==> flow/design.v <==
module divider(
    input logic [15:0]  dividend,
    output logic [15:0] quotient,
    output logic [15:0] remainder
);
    localparam logic[15:0] MAGIC = 16'h000047AF;
    logic [31:0]           temp;
    logic [31:0]           q;
    logic [15:0]           diff, t;
    assign temp = MAGIC * dividend[14:0];
    assign q = temp[31:16];
    assign diff = (dividend[14:0] - q) >> 1;
    assign t = diff + q;
    assign quotient = t >> 6;
    assign remainder[14:0] = dividend[14:0] - ((quotient << 6) + (quotient << 5) + (quotient << 2));
    assign remainder[15] = dividend[15];
endmodule
module input_circuit(
    input logic clk,
    input logic rst_n,
    input logic init_i,
    input logic stop_i,
    input logic [15:0] data_i,
    input logic valid_1,
    output logic ready_1,
    output logic [15:0] data_o,
    output logic valid_2,
    input  logic ready_2,
    output logic[15:0] total_num_turns_o
);
    logic[15:0] skid_buffer;
    logic       skid_buffer_empty;
    logic       r_init;
    logic       t1_done, t2_done;
    assign t1_done = ready_1 && valid_1;
    assign t2_done = ready_2 && valid_2;
    always_ff @(posedge clk) begin
        if(!rst_n) begin
            ready_1 <= 0;
        end
        else begin
            if(r_init)
              ready_1 <= !t1_done;
            else begin
                if(!stop_i) begin
                    if(skid_buffer_empty) begin
                        if((!valid_2) || t2_done)
                          ready_1 <= 1;
                        else ready_1 <= 0;
                    end else ready_1 <= 0;
                end
                else
                    ready_1 <= 0;
            end
        end
    end
    always_ff @(posedge clk) begin
        if(!rst_n) begin
            valid_2 <= 0;
        end
        else begin
            if(r_init)
              valid_2 <= 0;
            else begin
                if(t2_done) begin
                    if(skid_buffer_empty) begin
                        if(t1_done) begin
                            data_o <= data_i;
                            valid_2 <= 1;
                        end
                        else begin
                            valid_2 <= 0;
                        end
                    end
                    else begin
                        data_o <= skid_buffer;
                        valid_2 <= 1;
                    end
                end
                else if(!valid_2) begin
                    if(t1_done) begin
                        data_o <= data_i;
                        valid_2 <= 1;
                    end
                end
            end
        end
    end
    always_ff @(posedge clk) begin
        if(!rst_n) begin
            r_init <= 0;
            skid_buffer_empty <= 1;
        end
        else begin
            if(r_init) begin
                if(t1_done) begin
                    r_init <= 0;
                    total_num_turns_o <= data_i;
                end
            end
            else begin
                if(init_i)
                    r_init <= 1;
                if(t1_done && valid_2 && !t2_done) begin
                    skid_buffer <= data_i;
                    skid_buffer_empty <= 0;
                end
                else if(!t1_done && t2_done && !skid_buffer_empty) begin
                    skid_buffer_empty <= 1;
                end
            end
        end
    end
endmodule
module dial_solver(
        input logic [15:0] val,
        input logic        valid_i,
        input logic        clk,
        input logic        rst_n,
        input logic [15:0] full_turns,
        output logic       ready,
        output logic       valid,
        output logic [31:0] password
);
    logic signed[31:0] dial;
    logic signed[31:0] old_dial;
    logic [15:0] rval;
    typedef enum logic {
        LEFT = 0,
        RIGHT = 1
    } turn_t;
    typedef enum logic[2:0]{
        IDLE,
        READY,
        CHECK_TURN,
        R_END,
        L_END
    }state_t;
    logic turn;
    state_t state;
    assign turn = rval[15];
    always_ff @(posedge clk) begin
        if(!rst_n) begin
            ready <= 0;
            password <= 0;
            dial <= 50;
            state <= IDLE;
        end
        else begin
            unique case(state)
                IDLE: begin
                    ready <= 1;
                    state <= READY;
                end
                READY: begin
                    if(valid_i) begin
                      old_dial <= dial;
                      password <= password + full_turns;
                      rval <= val;
                      state <= CHECK_TURN;
                      ready <= 0;
                    end
                end
                CHECK_TURN: begin
                    if(turn == RIGHT) begin
                      dial <= dial + rval[14:0];
                      state <= R_END;
                    end
                    else begin
                      dial <= dial - rval[14:0];
                      state <= L_END;
                    end
                end
                R_END: begin
                    if(dial > 99) begin
                        dial <= dial - 100;
                        password <= password + 1;
                    end
                    state <= READY;
                    ready <= 1;
                end
                L_END: begin
                    if(dial < 0) begin
                      dial <= dial + 100;
                    end
                    if((dial < 0 || dial == 0) && old_dial != 0)
                        password <= password + 1;
                    state <= READY;
                    ready <= 1;
                end
            endcase
        end
    end
endmodule
module top(input logic [15:0]  data_i,
           input logic         valid_i,
           input logic         clk,
           input logic         rst_n,
           output logic        ready_o,
           output logic valid_o,
           output logic [31:0] password_o);
    logic [15:0] dividend;
    logic [15:0] quotient;
    logic [15:0] remainder;
    logic        init;
    logic        stop;
    logic [31:0] turns;
    logic        ready1;
    logic        valid2, ready2;
    logic        valid3;
    logic [15:0] cnt;
    logic [15:0] total_num_turns;
    typedef enum logic[2:0] {
        IDLE,
        CHECK_TOTAL_CNT,
        ACTIVE,
        WAIT1,
        WAIT2,
        DONE
    }state_t;
    state_t state;
    always_ff @(posedge clk) begin
        if(!rst_n) begin
            state <= IDLE;
            valid_o <= 0;
            init <= 1;
            stop <= 1;
            cnt <= 0;
        end
        else begin
            unique case(state)
                IDLE: begin
                    if(valid_i && ready_o) begin
                        init <= 0;
                        state <= CHECK_TOTAL_CNT;
                    end
                end
                CHECK_TOTAL_CNT: begin
                    if(cnt == total_num_turns) begin
                        state <= DONE;
                    end
                    else begin
                        state <= ACTIVE;
                        stop <= 0;
                        init <= 0;
                    end
                end
                ACTIVE:begin
                    if(ready_o && valid_i) begin
                        cnt <= cnt + 1;
                        if(cnt + 1 == total_num_turns) begin
                            state <= WAIT1;
                            stop <= 1;
                        end
                    end
                end
                WAIT1: begin
                    state <= WAIT2;
                end
                WAIT2: begin
                    if(ready2 && !valid2) begin
                        valid_o <= 1;
                        state <= DONE;
                    end
                end
                DONE:begin
                    valid_o <= 0;
                    stop <= 1;
                    init <= 1;
                    state <= IDLE;
                end
            endcase
        end
    end
    input_circuit ic (
        .clk (clk),
        .rst_n (rst_n),
        .data_i (data_i),
        .valid_1 (valid_i),
        .ready_1 (ready_o),
        .data_o (dividend),
        .valid_2 (valid2),
        .ready_2 (ready2),
        .total_num_turns_o (total_num_turns),
        .init_i (init),
        .stop_i (stop));
    divider d(.dividend (dividend),
              .quotient (quotient),
              .remainder (remainder));
    dial_solver ds(.val (remainder),
                  .valid_i (valid2),
                  .clk (clk),
                  .rst_n (rst_n),
                  .ready (ready2),
                  .valid (valid_3),
                  .password (password_o),
                  .full_turns (quotient));
endmodule
From RTL to reports: top
The steps from the RTL of top to its reports follow in flow order.
Lines are those of the file above, counted from 1.
Library cell names are shortened.
A cell with -- has no value.
- design top: top
- clock input: clk
- library: sky130hd
- corner: tt_025C_1v80

Word level
Counts by Yosys on the flattened word-level netlist (proc, flatten, opt, wreduce; memories kept). Register bits leave out memories and registers merged into their read ports (data or address). Print and check cells are left out. Cells with the same type and inputs are merged into one.
- output and inout bits at 34
- flip-flop bits (word level) at 190
- add/sub/neg operators: 12
- reduce/logical cells at 43
- noted eq/ne operators: 21
- multiply operators at 1
- bitwise gates (word level): 2
- noted mux-type cells: 44
- noted order comparisons: 2
- operators with widths (operator ; number):
    15-bit by 15-bit multiplier with 30-bit output (first input constant) ; 1
    32-bit case mux with 3-bit select ; 2
    32-bit 2-to-1 mux ; 6
    16-bit 2-to-1 mux ; 4
    32-bit by 1-bit adder with 32-bit output (second input constant) ; 1
    32-bit by 1-bit < comparator with 1-bit output (second input constant) ; 1
    32-bit by 10-bit adder with 32-bit output ; 1
    32-bit by 15-bit adder with 32-bit output ; 1
    32-bit by 15-bit subtractor with 32-bit output ; 1
    32-bit by 8-bit adder with 32-bit output (second input constant) ; 1
    32-bit by 8-bit subtractor with 32-bit output (second input constant) ; 1
    32-bit by 8-bit greater-than comparator with 1-bit output (second input constant) ; 1
    32-bit logical NOT ; 1
    32-bit nonzero test ; 1
    3-bit 2-to-1 mux ; 7
    1-bit 2-to-1 mux ; 19
    3-bit AND reduction ; 6
    3-bit case mux with 6-bit select ; 1
    15-bit by 16-bit subtractor with 17-bit output ; 1
    16-bit by 1-bit adder with 17-bit output (second input constant) ; 1
    17-bit by 16-bit == test with 1-bit output ; 1
    16-bit by 14-bit adder with 16-bit output ; 1
    16-bit == test ; 1
    15-bit by 12-bit adder with 15-bit output ; 1
    15-bit adder ; 1
    15-bit subtractor ; 1
    3-bit nonzero test ; 5
    3-bit by 2-bit == test with 1-bit output (second input constant) ; 4
Other operator kinds: 19; their cells: 52.

Logic depth
Longest topological path by Yosys (ltp), each cell counted once; first at word level (registers and memories cut), then after technology mapping (sequential cells cut; the memories' decode and read muxes count).
- depth in word-level cells: 6
- ABC_AREA at 0
- mapped depth: 53

After synthesis
Yosys stat after the flow's synthesis: flattened, memories mapped to cells. It holds for the ABC_AREA given above (unset counts as 0); a run with the other value may have another netlist.
- noted chip area (Yosys): 18151.2 µm²
- cells in the netlist: 2014
- flip-flop cells: 195
- cell types (cell type ; number ; total area (µm²)):
    edfxtp_1 ; 96 ; 2.88E+03
    ha_1 ; 220 ; 2752.64
    dfxtp_1 ; 99 ; 1.98E+03
    fa_1 ; 90 ; 1.8E+03
    xnor2_1 ; 90 ; 788.256
    xor2_1 ; 85 ; 744.464
    nor2_1 ; 196 ; 735.706
    inv_1 ; 188 ; 705.677
    a21oi_1 ; 139 ; 695.667
    nand2_1 ; 155 ; 581.808
    o21ai_0 ; 76 ; 380.365
    a21o_1 ; 33 ; 247.738
    nor3_1 ; 46 ; 230.221
    o21a_1 ; 30 ; 225.216
    nand3_1 ; 42 ; 210.202
    a31oi_1 ; 31 ; 193.936
    clkbuf_1 ; 48 ; 180.173
    and3_1 ; 24 ; 150.144
Other cell types: 78; their cells: 326.
By module: a second synthesis without flattening, with its own total; a netlist apart from the flattened one above.
- cell total of the unflattened synthesis: 2197
- noted area (unflattened synthesis): 19840.3 µm²
Each row is one instance without its submodules.
- by module (module ; seq. area (µm²) ; instances ; cells ; area (µm²)):
    dial_solver ; 2842.7 ; 1 ; 1094 ; 9152.5
    divider ; 0.0 ; 1 ; 774 ; 7019.2
    input_circuit ; 1521.5 ; 1 ; 126 ; 1966.9
    top ; 500.5 ; 1 ; 203 ; 1701.6

Timing after synthesis
Path of least setup slack by OpenSTA after synthesis, without wires, with an ideal clock, recovery checks aside; 20% of the period is set as input and as output delay. Where synthesis merged equal registers, the netlist keeps one of their names.
- path type: reg-to-reg
- start: register ic.data_o[5]
- end: register ds.rval[14]
- driving pins on the path at 51
- time at the first pin: 0.000 ns
- noted slack: 0.499 ns
- path delay at 12.501 ns
- noted data arrival time: 12.233 ns
- period at 13.0 ns
- noted synthesis period reached: 12.501 ns
"path delay" = arrival - input delay + setup time.
"driving pins on the path": output pins that drive a net of the path, with the launching flip-flop's if there is one; two outputs of one cell count as two.
"synthesis period reached" = period - worst setup slack (recovery checks aside). The figure is calculated, with input and output delays left at 20% of the set period.
Between the ends stands the longest chain of elaborated cells between them, by number of cells; it is not shown to be the way that was timed. Of several equally long chains one is given.
Each line given opens the expression or statement behind the cell; cells for indexed reads and writes are added by Yosys, which also makes memories of some case tables.
A register here has more assigning lines than the two given.
- path through: edfxtp_1 > buf_1 > inv_1 > fa_1 > fa_1 > inv_1 > fa_1 > fa_1 > fa_1 > inv_1 > fa_1 > inv_1 > ha_1 > a2111oi_0 > a21bo_2 > a21o_1 > a311o_1 > xnor2_1 > [... 15 more ...] > xnor2_1 > fa_1 > inv_1 > fa_1 > inv_1 > ha_1 > o21a_1 > o21a_1 > o21ai_0 > nand2b_1 > and2_1 > o21a_1 > o21a_1 > o21ai_0 > nand2b_1 > a21oi_1 > xnor2_1 > xnor3_1
- cells in the longest elaborated chain at 6
- ends and longest elaborated chain, after synthesis (what ; RTL line ; source):
    from (decl) ; 26 ; output logic [15:0] data_o,
    from (assign) ; 68 ; data_o <= data_i;
    from (assign) ; 76 ; data_o <= skid_buffer;
    15-bit by 15-bit multiplier with 30-bit output ; 10 ; assign temp = MAGIC * dividend[14:0];
    15-bit by 16-bit subtractor with 17-bit output ; 12 ; assign diff = (dividend[14:0] - q) >> 1;
    16-bit by 14-bit adder with 16-bit output ; 13 ; assign t = diff + q;
    15-bit adder ; 15 ; assign remainder[14:0] = dividend[14:0] - ((quotient << 6) + (quotient << 5) + (quotient << 2));
    15-bit by 12-bit adder with 15-bit output ; 15 ;
    15-bit subtractor ; 15 ;
    to (assign) ; 159 ; rval <= val;
    to (decl) ; 127 ; logic [15:0] rval;

Timing after layout
From the final timing report of run 1: the path of least setup slack in the routed layout; clock arrival at registers is part of the times.
- path type: reg-to-reg
- start: register ic.data_o[4]
- end: register ds.rval[14]
- period at 12.6 ns
- noted data arrival time: 12.51 ns
- time at the first pin: 0.46 ns
- driving pins on the path at 50
- noted slack: 0.29 ns
Between the ends stands the longest chain of elaborated cells between them, by number of cells; it is not shown to be the way that was timed. Of several equally long chains one is given.
A register here has more assigning lines than the two given.
- path through: edfxtp_1 > inv_1 > fa_1 > fa_1 > inv_1 > fa_1 > fa_1 > fa_1 > inv_1 > fa_1 > inv_1 > ha_1 > a2111oi_2 > a21bo_2 > a21o_1 > a311o_1 > xnor2_2 > ha_1 > [... 14 more ...] > xnor2_1 > fa_1 > inv_1 > fa_1 > inv_1 > ha_1 > o21a_1 > o21a_1 > o21ai_0 > nand2b_1 > and2_1 > o21a_1 > o21a_1 > o21ai_0 > nand2b_1 > a21oi_1 > xnor2_1 > xnor3_1
- cells in the longest elaborated chain at 6
- ends and longest elaborated chain, after layout (what ; RTL line ; source):
    from (decl) ; 26 ; output logic [15:0] data_o,
    from (assign) ; 68 ; data_o <= data_i;
    from (assign) ; 76 ; data_o <= skid_buffer;
    15-bit by 15-bit multiplier with 30-bit output ; 10 ; assign temp = MAGIC * dividend[14:0];
    15-bit by 16-bit subtractor with 17-bit output ; 12 ; assign diff = (dividend[14:0] - q) >> 1;
    16-bit by 14-bit adder with 16-bit output ; 13 ; assign t = diff + q;
    15-bit adder ; 15 ; assign remainder[14:0] = dividend[14:0] - ((quotient << 6) + (quotient << 5) + (quotient << 2));
    15-bit by 12-bit adder with 15-bit output ; 15 ;
    15-bit subtractor ; 15 ;
    to (assign) ; 159 ; rval <= val;
    to (decl) ; 127 ; logic [15:0] rval;

Ticket comment

Module top, platform sky130hd: 2 stored runs of the flow (Yosys, OpenROAD) with differing settings, in no particular order. Input and output delays are each 20% of the period that was set; the output load is 0.01 pF.
"period achieved" = clock period - worst setup slack. The figure is calculated, with input and output delays left at 20% of the set period.
"worst setup path time" means the part of the period allowed to the worst setup path (the constraints hold back 20% at inputs and 20% at outputs) less its slack; where the path has registers, the arrival times of their clocks count too.

Run 1

==> flow/run.sh <==
#!/bin/bash
# the make line also repeats the synthesis and layout settings of config.mk as NAME=value (left out here)
make -C /OpenROAD-flow-scripts/flow DESIGN_CONFIG=/design/flow/config.mk WORK_HOME=/design/flow/orfs CLKGATE_MAP_FILE= finish
==> flow/config.mk <==
export PLATFORM = sky130hd
export DESIGN_NAME = top
export DESIGN_NICKNAME = top
export VERILOG_FILES = /design/flow/design.v
export SDC_FILE = /design/flow/constraint.sdc
export NUM_CORES = 4
export LEC_CHECK = 0
export CAP_MARGIN = 20
export CORE_MARGIN = 2
export CORE_UTILIZATION = 40
export PLACE_DENSITY = 0.6
export SETUP_SLACK_MARGIN = -0.56
export SLEW_MARGIN = 20
==> flow/constraint.sdc <==
create_clock -name core_clock -period 12.6 [get_ports {clk}]
set_input_delay 2.5200 -clock core_clock [delete_from_list [all_inputs] [get_ports {clk}]]
set_output_delay 2.5200 -clock core_clock [all_outputs]
set_load 0.01 [all_outputs]

Measured in run 1:
- area inside the die boundary at 47097.7 µm²
- mapped cell area after synthesis at 18151.2 µm²
- standard-cell area after routing at 20216.9 µm²
- worst setup path time: 12.31 ns
- kind of the worst setup path: reg-to-reg
- worst hold slack in the final report: 0.447 ns
- noted the utilization in the final report: 44.8%
- setup slack of the worst path: 0.292 ns
- noted the summed negative setup slack: 0.000 ns
- noted the period achieved: 12.308 ns

Run 2

==> flow/run.sh <==
#!/bin/bash
# the make line also repeats the synthesis and layout settings of config.mk as NAME=value (left out here)
make -C /OpenROAD-flow-scripts/flow DESIGN_CONFIG=/design/flow/config.mk WORK_HOME=/design/flow/orfs CLKGATE_MAP_FILE= finish
==> flow/config.mk <==
export PLATFORM = sky130hd
export DESIGN_NAME = top
export DESIGN_NICKNAME = top
export VERILOG_FILES = /design/flow/design.v
export SDC_FILE = /design/flow/constraint.sdc
export NUM_CORES = 4
export LEC_CHECK = 0
export CAP_MARGIN = 5
export CORE_MARGIN = 9
export CORE_UTILIZATION = 46
export CTS_CLUSTER_DIAMETER = 278
export CTS_CLUSTER_SIZE = 77
export MAX_ROUTING_LAYER = met4
export PLACE_DENSITY_LB_ADDON = 0.15
export SLEW_MARGIN = 40
export TNS_END_PERCENT = 25
==> flow/constraint.sdc <==
create_clock -name core_clock -period 16.1 [get_ports {clk}]
set_input_delay 3.2200 -clock core_clock [delete_from_list [all_inputs] [get_ports {clk}]]
set_output_delay 3.2200 -clock core_clock [all_outputs]
set_load 0.01 [all_outputs]

Measured in run 2:
- area inside the die boundary at 46932.9 µm²
- mapped cell area after synthesis at 18151.2 µm²
- standard-cell area after routing at 19821.5 µm²
- worst setup path time: 13.74 ns
- kind of the worst setup path: reg-to-reg
- worst hold slack in the final report: 0.461 ns
- noted the utilization in the final report: 51.1%
- setup slack of the worst path: 2.362 ns
- noted the summed negative setup slack: 0.000 ns
- noted the period achieved: 13.738 ns
